==> flow/design.v <==
module memory_controller( CLK_48MHZ,RESET,SRAM_STATUS,READ_CMD, GEIG_DATA, MAG_DATA
,READ_ADDRESS,READ_CHIP_SELECT,WRITE_ADDRESS,WRITE_CHIP_SELECT
,NEXT_READ,NEXT_WRITE,DATA_OUT,ADDRESS_OUT,CHIP_SELECT,CMD_OUT);
input CLK_48MHZ,RESET,SRAM_STATUS, READ_CMD;
input [79:0] GEIG_DATA;
input [79:0] MAG_DATA;
output [17:0] READ_ADDRESS;
output READ_CHIP_SELECT;
output [17:0] WRITE_ADDRESS;
output WRITE_CHIP_SELECT;
output NEXT_READ, NEXT_WRITE;
output [15:0] DATA_OUT;
output [17:0] ADDRESS_OUT;
output CHIP_SELECT;
output [1:0] CMD_OUT;
reg [79:0] geig_prev;
reg [79:0] geig_buffer;
parameter new_geig_cmd =2'b01;
parameter num_geig_cycles = 5;
reg [79:0] mag_prev;
reg [79:0] mag_buffer;
parameter new_mag_cmd =2'b10;
parameter num_mag_cycles = 5;
reg [79:0] data_buffer;
reg read_prev;
parameter new_read_cmd = 2'b11;
reg [7:0] schedule;
reg [2:0] num_cycles;
reg [2:0] write_count;
reg busy_hold;
reg next_write;
reg next_read;
reg [17:0] address_out;
reg chip_select;
reg [15:0] data_out;
reg [1:0] cmd_out;
assign NEXT_WRITE = next_write;
assign NEXT_READ = next_read;
assign CMD_OUT = cmd_out;
assign ADDRESS_OUT=address_out;
assign CHIP_SELECT=chip_select;
assign DATA_OUT = data_out;
reg [17:0] r_address;
reg r_chip_select;
reg [17:0] w_address;
reg w_chip_select;
assign READ_ADDRESS = r_address;
assign READ_CHIP_SELECT = r_chip_select;
assign WRITE_ADDRESS = w_address;
assign WRITE_CHIP_SELECT = w_chip_select;
always @(posedge CLK_48MHZ or negedge RESET)
begin
if (RESET==1'b0) begin
    schedule = 8'b00000000;
    busy_hold = 1'b0;
    write_count=4'b0000;
    next_write<=0;
    next_read<=0;
    cmd_out<=2'b00;
    num_cycles=0;
    address_out<=17'b0;
    chip_select<=1'b0;
    data_out<=0;
    mag_prev=80'b0;
    geig_prev=80'b0;
    geig_buffer=80'b0;
    mag_buffer=80'b0;
    data_buffer=80'b0;
    read_prev=1'b0;
    r_address<=18'b0;
    r_chip_select<=1'b0;
    w_address<=18'b0;
    w_chip_select<=1'b0;
end else begin
if (schedule[1:0] ==2'b00) begin
    schedule=schedule>>2;
end
if (geig_prev!=GEIG_DATA) begin
    geig_buffer = GEIG_DATA;
    geig_prev = GEIG_DATA;
    if (schedule[1:0] == 2'b00) begin
        schedule[1:0] = new_geig_cmd;
    end else if (schedule[3:2] ==2'b00) begin
        schedule[3:2] = new_geig_cmd;
    end else if (schedule[5:4] == 2'b00) begin
        schedule[5:4] = new_geig_cmd;
    end else begin
        schedule[7:6] = new_geig_cmd;
    end
end else begin
    geig_prev= GEIG_DATA;
end
if (mag_prev!=MAG_DATA) begin
    mag_buffer = MAG_DATA;
    mag_prev = MAG_DATA;
    if (schedule[1:0] == 2'b00) begin
        schedule[1:0] = new_mag_cmd;
    end else if (schedule[3:2] ==2'b00) begin
        schedule[3:2] = new_mag_cmd;
    end else if (schedule[5:4] == 2'b00) begin
        schedule[5:4] = new_mag_cmd;
    end else begin
        schedule[7:6] = new_mag_cmd;
    end
end else begin
    mag_prev=MAG_DATA;
end
if ((READ_CMD ==1'b1) && (read_prev ==1'b0) && (RESET==1'b1))begin
    read_prev=READ_CMD;
    if (schedule[1:0] == 2'b00) begin
        schedule[1:0] = new_read_cmd;
    end else if (schedule[3:2] ==2'b00) begin
        schedule[3:2] = new_read_cmd;
    end else if (schedule[5:4] == 2'b00) begin
        schedule[5:4] = new_read_cmd;
    end else begin
        schedule[7:6] = new_read_cmd;
    end
end else begin
    read_prev = READ_CMD;
end
if (((schedule[1:0] == new_geig_cmd) || (schedule[1:0] == new_mag_cmd)) && (RESET==1'b1)) begin
    if ((schedule[1:0] == new_geig_cmd) && (write_count==0)) begin
        num_cycles=num_geig_cycles;
        data_buffer[79:0] = geig_buffer;
    end else if ((schedule[1:0] == new_mag_cmd) && (write_count==0)) begin
        num_cycles = num_mag_cycles;
        data_buffer[79:0]=mag_buffer;
    end
    if (write_count<num_cycles) begin
        if ((busy_hold==1) && (SRAM_STATUS==1)) begin
            cmd_out<=2'b00;
        end
        if ((busy_hold==1'b1)&&(SRAM_STATUS==1'b0)) begin
            next_write<=1'b1;
            if (next_write==1'b0) begin
                if (w_address == 18'b111111111111111111) begin
                    w_address <= 18'b000000000000000000;
                    w_chip_select <= !w_chip_select;
                end else begin
                    w_address <= w_address+1;
                end
            end
            data_buffer = data_buffer >>16;
            busy_hold=1'b0;
            write_count=write_count+1;
        end else if ((SRAM_STATUS==1'b0) && (busy_hold==0)) begin
            next_write<=1'b0;
            cmd_out<=2'b10;
            address_out<=WRITE_ADDRESS;
            chip_select<=WRITE_CHIP_SELECT;
            data_out<=data_buffer[15:0];
            busy_hold=1'b1;
        end
    end else if (write_count==num_cycles) begin
        write_count=0;
        schedule=schedule>>2;
    end
end else if ((schedule[1:0]==new_read_cmd) && (RESET==1'b1)) begin
    if (READ_ADDRESS == WRITE_ADDRESS) begin 
        schedule=schedule>>2;
    end else begin
        if ((SRAM_STATUS==1'b1) && (busy_hold==1)) begin
            cmd_out<=2'b00;
        end    
        if ((SRAM_STATUS==1'b0) && (busy_hold==1)) begin
            next_read<=1'b1;
            if (next_read==1'b0) begin
                if (r_address == 18'b111111111111111111) begin
                    r_address <= 18'b000000000000000000;
                    r_chip_select <= !r_chip_select;
                end else begin
                    r_address <= r_address+1;
                end
            end
            busy_hold=0;
            schedule=schedule>>2;
        end else if ((SRAM_STATUS==1'b0) && (busy_hold==0)) begin
            next_read<=1'b0;
            cmd_out<=2'b01;
            address_out<=READ_ADDRESS;
            chip_select<=READ_CHIP_SELECT;
            busy_hold=1'b1;
        end
    end
end
end  
end
endmodule
module sram_interface(CLK_48MHZ,RESET,ADDRESS_IN,DATA_IN,CMD_IN, CHIP_SELECT,
SRAM_D_IN, SRAM_D_OUT, SRAM_D_OE,
SRAM_A0,SRAM_A1,SRAM_A2,SRAM_A3,SRAM_A4,SRAM_A5,SRAM_A6,SRAM_A7,SRAM_A8,SRAM_A9,SRAM_A10,SRAM_A11,
SRAM_A12,SRAM_A13, SRAM_A14, SRAM_A15, SRAM_A16, SRAM_A17,
SRAM_SRBS0,SRAM_SRBS1,SRAM_SRBS2,SRAM_SRBS3,SRAM_CE,SRAM_WE,SRAM_OE,
STATUS,DATA_READ);
input CLK_48MHZ, RESET;
input [17:0] ADDRESS_IN;
input CHIP_SELECT;
input [15:0] DATA_IN;
input [1:0] CMD_IN;
output SRAM_A0,SRAM_A1,SRAM_A2,SRAM_A3,SRAM_A4,SRAM_A5,SRAM_A6,SRAM_A7,SRAM_A8,SRAM_A9,SRAM_A10,SRAM_A11,
SRAM_A12, SRAM_A13, SRAM_A14, SRAM_A15, SRAM_A16, SRAM_A17;
output SRAM_SRBS0,SRAM_SRBS1,SRAM_SRBS2,SRAM_SRBS3,SRAM_CE,SRAM_WE,SRAM_OE;
output STATUS;
output [15:0] DATA_READ;
input [31:0] SRAM_D_IN;
output [15:0] SRAM_D_OUT;
output SRAM_D_OE;
wire SRAM_D0,SRAM_D1,SRAM_D2,SRAM_D3,SRAM_D4,SRAM_D5,SRAM_D6,SRAM_D7,SRAM_D8,SRAM_D9,SRAM_D10,SRAM_D11,
SRAM_D12,SRAM_D13,SRAM_D14,SRAM_D15,SRAM_D16,SRAM_D17,SRAM_D18,SRAM_D19,SRAM_D20,SRAM_D21,SRAM_D22,SRAM_D23,
SRAM_D24,SRAM_D25,SRAM_D26,SRAM_D27,SRAM_D28,SRAM_D29,SRAM_D30,SRAM_D31;
assign {SRAM_D31,SRAM_D30,SRAM_D29,SRAM_D28,SRAM_D27,SRAM_D26,SRAM_D25,SRAM_D24,
        SRAM_D23,SRAM_D22,SRAM_D21,SRAM_D20,SRAM_D19,SRAM_D18,SRAM_D17,SRAM_D16,
        SRAM_D15,SRAM_D14,SRAM_D13,SRAM_D12,SRAM_D11,SRAM_D10,SRAM_D9,SRAM_D8,
        SRAM_D7,SRAM_D6,SRAM_D5,SRAM_D4,SRAM_D3,SRAM_D2,SRAM_D1,SRAM_D0} = SRAM_D_IN;
reg [15:0] dout;     
reg [15:0] dread;    
reg [17:0] address;  
reg ce,we,oe,srbs0,srbs1,srbs2,srbs3;    
reg weVAL;                   
reg busy;                    
reg write_cycle;             
reg [3:0] write_counter;     
reg read_cycle;              
reg [3:0] read_counter;      
assign SRAM_A0 = address[0];
assign SRAM_A1 = address[1];
assign SRAM_A2 = address[2];
assign SRAM_A3 = address[3];
assign SRAM_A4 = address[4];
assign SRAM_A5 = address[5];
assign SRAM_A6 = address[6];
assign SRAM_A7 = address[7];
assign SRAM_A8 = address[8];
assign SRAM_A9 = address[9];
assign SRAM_A10 = address[10];
assign SRAM_A11 = address[11];
assign SRAM_A12 = address[12];
assign SRAM_A13 = address[13];
assign SRAM_A14 = address[14];
assign SRAM_A15 = address[15];
assign SRAM_A16 = address[16];
assign SRAM_A17 = address[17];
assign SRAM_D_OUT = dout;
assign SRAM_D_OE = weVAL;
assign DATA_READ[0] = dread[0];
assign DATA_READ[1] = dread[1];
assign DATA_READ[2] = dread[2];
assign DATA_READ[3] = dread[3];
assign DATA_READ[4] = dread[4];
assign DATA_READ[5] = dread[5];
assign DATA_READ[6] = dread[6];
assign DATA_READ[7] = dread[7];
assign DATA_READ[8] = dread[8];
assign DATA_READ[9] = dread[9];
assign DATA_READ[10] = dread[10];
assign DATA_READ[11] = dread[11];
assign DATA_READ[12] = dread[12];
assign DATA_READ[13] = dread[13];
assign DATA_READ[14] = dread[14];
assign DATA_READ[15] = dread[15];
assign SRAM_CE = ce;
assign SRAM_WE = we;
assign SRAM_OE = oe;
assign SRAM_SRBS0 = srbs0;
assign SRAM_SRBS1 = srbs1;
assign SRAM_SRBS2 = srbs2;
assign SRAM_SRBS3 = srbs3;
assign STATUS=busy;
always @(negedge CLK_48MHZ or negedge RESET)
begin
if (RESET==1'b0) begin
    dout = 16'b0;
    dread <= 16'b0;
    address = 18'b0;
    ce = 1'b0;
    we = 1'b1;
    oe = 1'b1;
    srbs0 = 1'b1;
    srbs1 = 1'b1;
    srbs2 = 1'b1;
    srbs3 = 1'b1;
    weVAL = 1'b0;
    write_cycle =1'b0;
    write_counter = 4'b0;
    read_counter = 4'b0;
    read_cycle = 1'b0;
    busy = 1'b0;
end else begin
    if (busy==0) begin
        if (CMD_IN==2) begin
            write_cycle=1;
        end else if (CMD_IN==1) begin
            read_cycle=1;
        end
    end
    if (write_cycle==1'b1) begin
        if (write_counter==0) begin
            busy=1'b1;
            address = ADDRESS_IN;
            if (CHIP_SELECT==1'b0) begin
                srbs0=1'b0;
                srbs1=1'b0;
                srbs2=1'b1;
                srbs3=1'b1;
            end else begin
                srbs0=1'b1;
                srbs1=1'b1;
                srbs2=1'b0;
                srbs3=1'b0;
            end
            oe=1'b1;
            we=1'b0;
            ce=1'b0;
            weVAL=1'b1;
            dout=DATA_IN;
            write_counter=write_counter+1;
        end else if (write_counter==1) begin
            srbs0=1'b1;
            srbs1=1'b1;
            srbs2=1'b1;
            srbs3=1'b1;
            oe=1'b1;
            we=1'b1;
            ce=1'b0;
            weVAL=1'b0;
            write_counter=0;
            write_cycle=1'b0;
            busy=1'b0;
        end
    end  
    if (read_cycle==1'b1) begin
        if (read_counter==0) begin
            busy=1'b1;
            address = ADDRESS_IN;  
            ce=1'b0;
            oe=1'b0;
            we=1'b1;
            if (CHIP_SELECT==1'b0) begin
                srbs0=1'b0;
                srbs1=1'b0;
                srbs2=1'b1;
                srbs3=1'b1;
            end else begin
                srbs0=1'b1;
                srbs1=1'b1;
                srbs2=1'b0;
                srbs3=1'b0;
            end
            read_counter=read_counter+1;
        end else if (read_counter==1) begin
            if (CHIP_SELECT==1'b0) begin
                dread[0]<=SRAM_D0;
                dread[1]<=SRAM_D1;
                dread[2]<=SRAM_D2;
                dread[3]<=SRAM_D3;
                dread[4]<=SRAM_D4;
                dread[5]<=SRAM_D5;
                dread[6]<=SRAM_D6;
                dread[7]<=SRAM_D7;
                dread[8]<=SRAM_D8;
                dread[9]<=SRAM_D9;
                dread[10]<=SRAM_D10;
                dread[11]<=SRAM_D11;
                dread[12]<=SRAM_D12;
                dread[13]<=SRAM_D13;
                dread[14]<=SRAM_D14;
                dread[15]<=SRAM_D15;
            end else begin
                dread[0]<=SRAM_D16;
                dread[1]<=SRAM_D17;
                dread[2]<=SRAM_D18;
                dread[3]<=SRAM_D19;
                dread[4]<=SRAM_D20;
                dread[5]<=SRAM_D21;
                dread[6]<=SRAM_D22;
                dread[7]<=SRAM_D23;
                dread[8]<=SRAM_D24;
                dread[9]<=SRAM_D25;
                dread[10]<=SRAM_D26;
                dread[11]<=SRAM_D27;
                dread[12]<=SRAM_D28;
                dread[13]<=SRAM_D29;
                dread[14]<=SRAM_D30;
                dread[15]<=SRAM_D31;
            end
            read_counter=read_counter+1;
        end else if (read_counter == 2) begin
            oe=1'b1;
            we=1'b1;
            srbs0=1'b1;
            srbs1=1'b1;
            srbs2=1'b1;
            srbs3=1'b1;
            ce=1'b0;
            read_cycle=1'b0;
            read_counter=0;
            busy=1'b0;
        end
    end  
end  
end  
endmodule
module sram_logger(
    input         CLK_48MHZ,
    input         RESET,           
    input         READ_CMD,
    input  [79:0] GEIG_DATA,
    input  [79:0] MAG_DATA,
    input  [31:0] SRAM_D_IN,
    output [17:0] SRAM_A,
    output [3:0]  SRAM_SRBS,
    output        SRAM_CE,
    output        SRAM_WE,
    output        SRAM_OE,
    output [15:0] SRAM_D_OUT,
    output        SRAM_D_OE,
    output [15:0] DATA_READ,
    output [17:0] W_ADDRESS,
    output        W_CHIP_SELECT,
    output [17:0] R_ADDRESS,
    output        R_CHIP_SELECT
);
wire        sram_status;
wire        chip_select;
wire [15:0] data_out;
wire [17:0] address_out;
wire [1:0]  cmd_out;
memory_controller memory_controller_0(
    .CLK_48MHZ         ( CLK_48MHZ ),
    .RESET             ( RESET ),
    .SRAM_STATUS       ( sram_status ),
    .READ_CMD          ( READ_CMD ),
    .GEIG_DATA         ( GEIG_DATA ),
    .MAG_DATA          ( MAG_DATA ),
    .READ_ADDRESS      ( R_ADDRESS ),
    .READ_CHIP_SELECT  ( R_CHIP_SELECT ),
    .WRITE_ADDRESS     ( W_ADDRESS ),
    .WRITE_CHIP_SELECT ( W_CHIP_SELECT ),
    .NEXT_READ         ( ),
    .NEXT_WRITE        ( ),
    .DATA_OUT          ( data_out ),
    .ADDRESS_OUT       ( address_out ),
    .CHIP_SELECT       ( chip_select ),
    .CMD_OUT           ( cmd_out )
);
sram_interface sram_interface_0(
    .CLK_48MHZ   ( CLK_48MHZ ),
    .RESET       ( RESET ),
    .ADDRESS_IN  ( address_out ),
    .DATA_IN     ( data_out ),
    .CMD_IN      ( cmd_out ),
    .CHIP_SELECT ( chip_select ),
    .SRAM_D_IN   ( SRAM_D_IN ),
    .SRAM_D_OUT  ( SRAM_D_OUT ),
    .SRAM_D_OE   ( SRAM_D_OE ),
    .SRAM_A0 ( SRAM_A[0] ),   .SRAM_A1 ( SRAM_A[1] ),   .SRAM_A2 ( SRAM_A[2] ),
    .SRAM_A3 ( SRAM_A[3] ),   .SRAM_A4 ( SRAM_A[4] ),   .SRAM_A5 ( SRAM_A[5] ),
    .SRAM_A6 ( SRAM_A[6] ),   .SRAM_A7 ( SRAM_A[7] ),   .SRAM_A8 ( SRAM_A[8] ),
    .SRAM_A9 ( SRAM_A[9] ),   .SRAM_A10 ( SRAM_A[10] ), .SRAM_A11 ( SRAM_A[11] ),
    .SRAM_A12 ( SRAM_A[12] ), .SRAM_A13 ( SRAM_A[13] ), .SRAM_A14 ( SRAM_A[14] ),
    .SRAM_A15 ( SRAM_A[15] ), .SRAM_A16 ( SRAM_A[16] ), .SRAM_A17 ( SRAM_A[17] ),
    .SRAM_SRBS0 ( SRAM_SRBS[0] ), .SRAM_SRBS1 ( SRAM_SRBS[1] ),
    .SRAM_SRBS2 ( SRAM_SRBS[2] ), .SRAM_SRBS3 ( SRAM_SRBS[3] ),
    .SRAM_CE ( SRAM_CE ),
    .SRAM_WE ( SRAM_WE ),
    .SRAM_OE ( SRAM_OE ),
    .STATUS  ( sram_status ),
    .DATA_READ ( DATA_READ )
);
endmodule
**Reports on sram_logger**

What the tools print for sram_logger, step after step.
Line numbers count from 1 in the design file above.
Operators: Yosys type, input widths -> output width; for muxes data width and select width s.
Library cell names are shortened.
The mark -- stands for no value.

- Design top: sram_logger
- Clock: CLK_48MHZ
- Standard-cell library: sky130hd
- Timing corner: tt_025C_1v80

**Word-level counts**

Counts by Yosys on the flattened word-level netlist (proc, flatten, opt, wreduce; memories kept). Register bits leave out memories and registers merged into their read ports (data or address). Print and check cells are left out. Cells with the same type and inputs are merged into one.

- Register bits: 562
- Input bits: 195
- Output and inout bits: 96
- Elaborated cells: 299

- $add $sub $neg: 5
- $lt $le $gt $ge: 1
- Equality and inequality tests: 17
- Multiplexer cells: 172
- Bitwise logic cells: 9
- Reductions and logical operators: 44

Operators by type and width:

| kind | count |
|---|---|
| $mux 80 | 6 |
| $mux 18 | 14 |
| $ne 80x80->1 | 2 |
| $mux 1 | 104 |
| $mux 8 | 10 |
| $mux 2 | 21 |
| $add 18x1->18 const B | 2 |
| $eq 18x18->1 const B | 2 |
| $mux 4 | 8 |
| $logic_not 2->1 | 10 |
| $eq 18x18->1 | 1 |
| $mux 6 | 3 |
| $mux 3 | 6 |
| $reduce_and 5->1 | 3 |
| $reduce_and 3->1 | 4 |
| $reduce_and 4->1 | 3 |
| $logic_and 1x1->1 | 9 |
| $not 1->1 | 9 |
| $reduce_bool 2->1 | 4 |
| $add 4x1->4 const B | 2 |
| $eq 4x1->1 const B | 2 |
| $logic_not 4->1 | 2 |
| $eq 2x2->1 const B | 3 |
| $reduce_and 2->1 | 3 |
| $reduce_and 6->1 | 1 |
| $eq 2x1->1 const B | 2 |
| $ne 2x2->1 const B | 2 |
| $eq 4x2->1 const B | 1 |

Not listed: further kinds 8, cells in them 9.

**Logic depth**

Depth = most cells in a row (Yosys ltp): at word level without a register or memory, in the mapped netlist without a sequential cell, where the memories' decode and read muxes count.

- Depth after elaboration: 26
- ABC_AREA: 1
- Depth in mapped cells: 36
- Gate-level depth less buffers: 34

**After synthesis**

The flow's flattened synthesis, as Yosys stat reports it; memories are mapped. The netlist is that of the ABC_AREA named above (0 if unset); the other value can give another one.

Cell types:

| type | count | area in all (um^2) |
|---|---|---|
| dfrtp_1 | 491 | 1.23E+04 |
| nand2_1 | 1172 | 4.4E+03 |
| dfrtn_1 | 63 | 1.58E+03 |
| inv_1 | 307 | 1.15E+03 |
| o21ai_2 | 117 | 1.02E+03 |
| o21ai_0 | 188 | 940.902 |
| nor2_1 | 193 | 724.445 |
| xnor2_1 | 70 | 613.088 |
| nand3_1 | 113 | 565.542 |
| nand2_2 | 57 | 356.592 |
| ha_1 | 21 | 262.752 |
| o21ai_1 | 48 | 240.23 |
| clkbuf_1 | 56 | 210.202 |
| buf_4 | 27 | 202.694 |
| mux2_2 | 18 | 202.694 |
| xor2_1 | 19 | 166.41 |
| dfstp_2 | 6 | 157.651 |
| buf_12 | 7 | 140.134 |

Not listed: further types 36, cells in them 225.

- Mapped cells: 3198
- Chip area (Yosys): 26593.0 um^2
- Area of sequential cells: 14020.9 um^2
- Mapped flip-flops: 560
- Buffer cells: 145

Appendix: measured runs

Settings and measured results of 4 stored flow runs for module sram_logger (sky130hd), not sorted in any way. The constraints put input and output delay at 20% of the set period each and load the outputs with 0.01 pF.
"total power of the final layout" is the tool's figure for a default switching activity; nothing was simulated.
A setting shown as -- is not set for that run.
A result given as -- is not shown for that run.

| item | flow run 1 | flow run 2 | flow run 3 | flow run 4 |
|---|---|---|---|---|
| ABC_AREA | 1 | 1 | 1 | 1 |
| CAP_MARGIN | 0 | 35 | 25 | 0 |
| CELL_PAD_IN_SITES_GLOBAL_PLACEMENT | 1 | 2 | -- | 2 |
| CORE_MARGIN | 3 | 10 | 3 | 3 |
| CORE_UTILIZATION | 54 | 72 | 38 | 54 |
| CTS_CLUSTER_SIZE | 65 | 31 | 83 | 65 |
| GPL_TIMING_DRIVEN | 0 | -- | 1 | 1 |
| HOLD_SLACK_MARGIN | 0.1 | -0.06 | -- | 0.1 |
| MAX_ROUTING_LAYER | met4 | met4 | met4 | met4 |
| PLACE_DENSITY | 0.52 | -- | 0.52 | 0.52 |
| SLEW_MARGIN | 5 | 20 | 20 | 10 |
| TNS_END_PERCENT | 55 | 25 | 15 | 90 |
| period_ns | 5.02 | 11.5 | 5.02 | 7.65 |
| CTS_CLUSTER_DIAMETER | -- | 168 | -- | -- |
| GPL_ROUTABILITY_DRIVEN | -- | 0 | -- | -- |
| MIN_ROUTING_LAYER | -- | met2 | -- | -- |
| PLACE_DENSITY_LB_ADDON | -- | 0.04 | -- | -- |
| SETUP_SLACK_MARGIN | -- | -- | -- | 2.24 |
| setup slack of the worst path (ns) | 0.056 | -- | 0.079 | -- |
| total power of the final layout (mW) | 12.172 | -- | 12.875 | -- |
| post-route setup TNS (ns) | 0.000 | -- | 0.000 | -- |
| utilization after routing | 0.684 | -- | 0.498 | -- |
| standard-cell area of the final layout (um^2) | 32954.1 | -- | 34358.0 | -- |
| die outline area (um^2) | 51945.2 | -- | 73191.9 | -- |
| area of the synthesized netlist (um^2) | 26593.0 | -- | 26593.0 | -- |

Flow run 2: incomplete, placement halted on FLW-0024
Flow run 4: incomplete, placement halted on GPL-0301
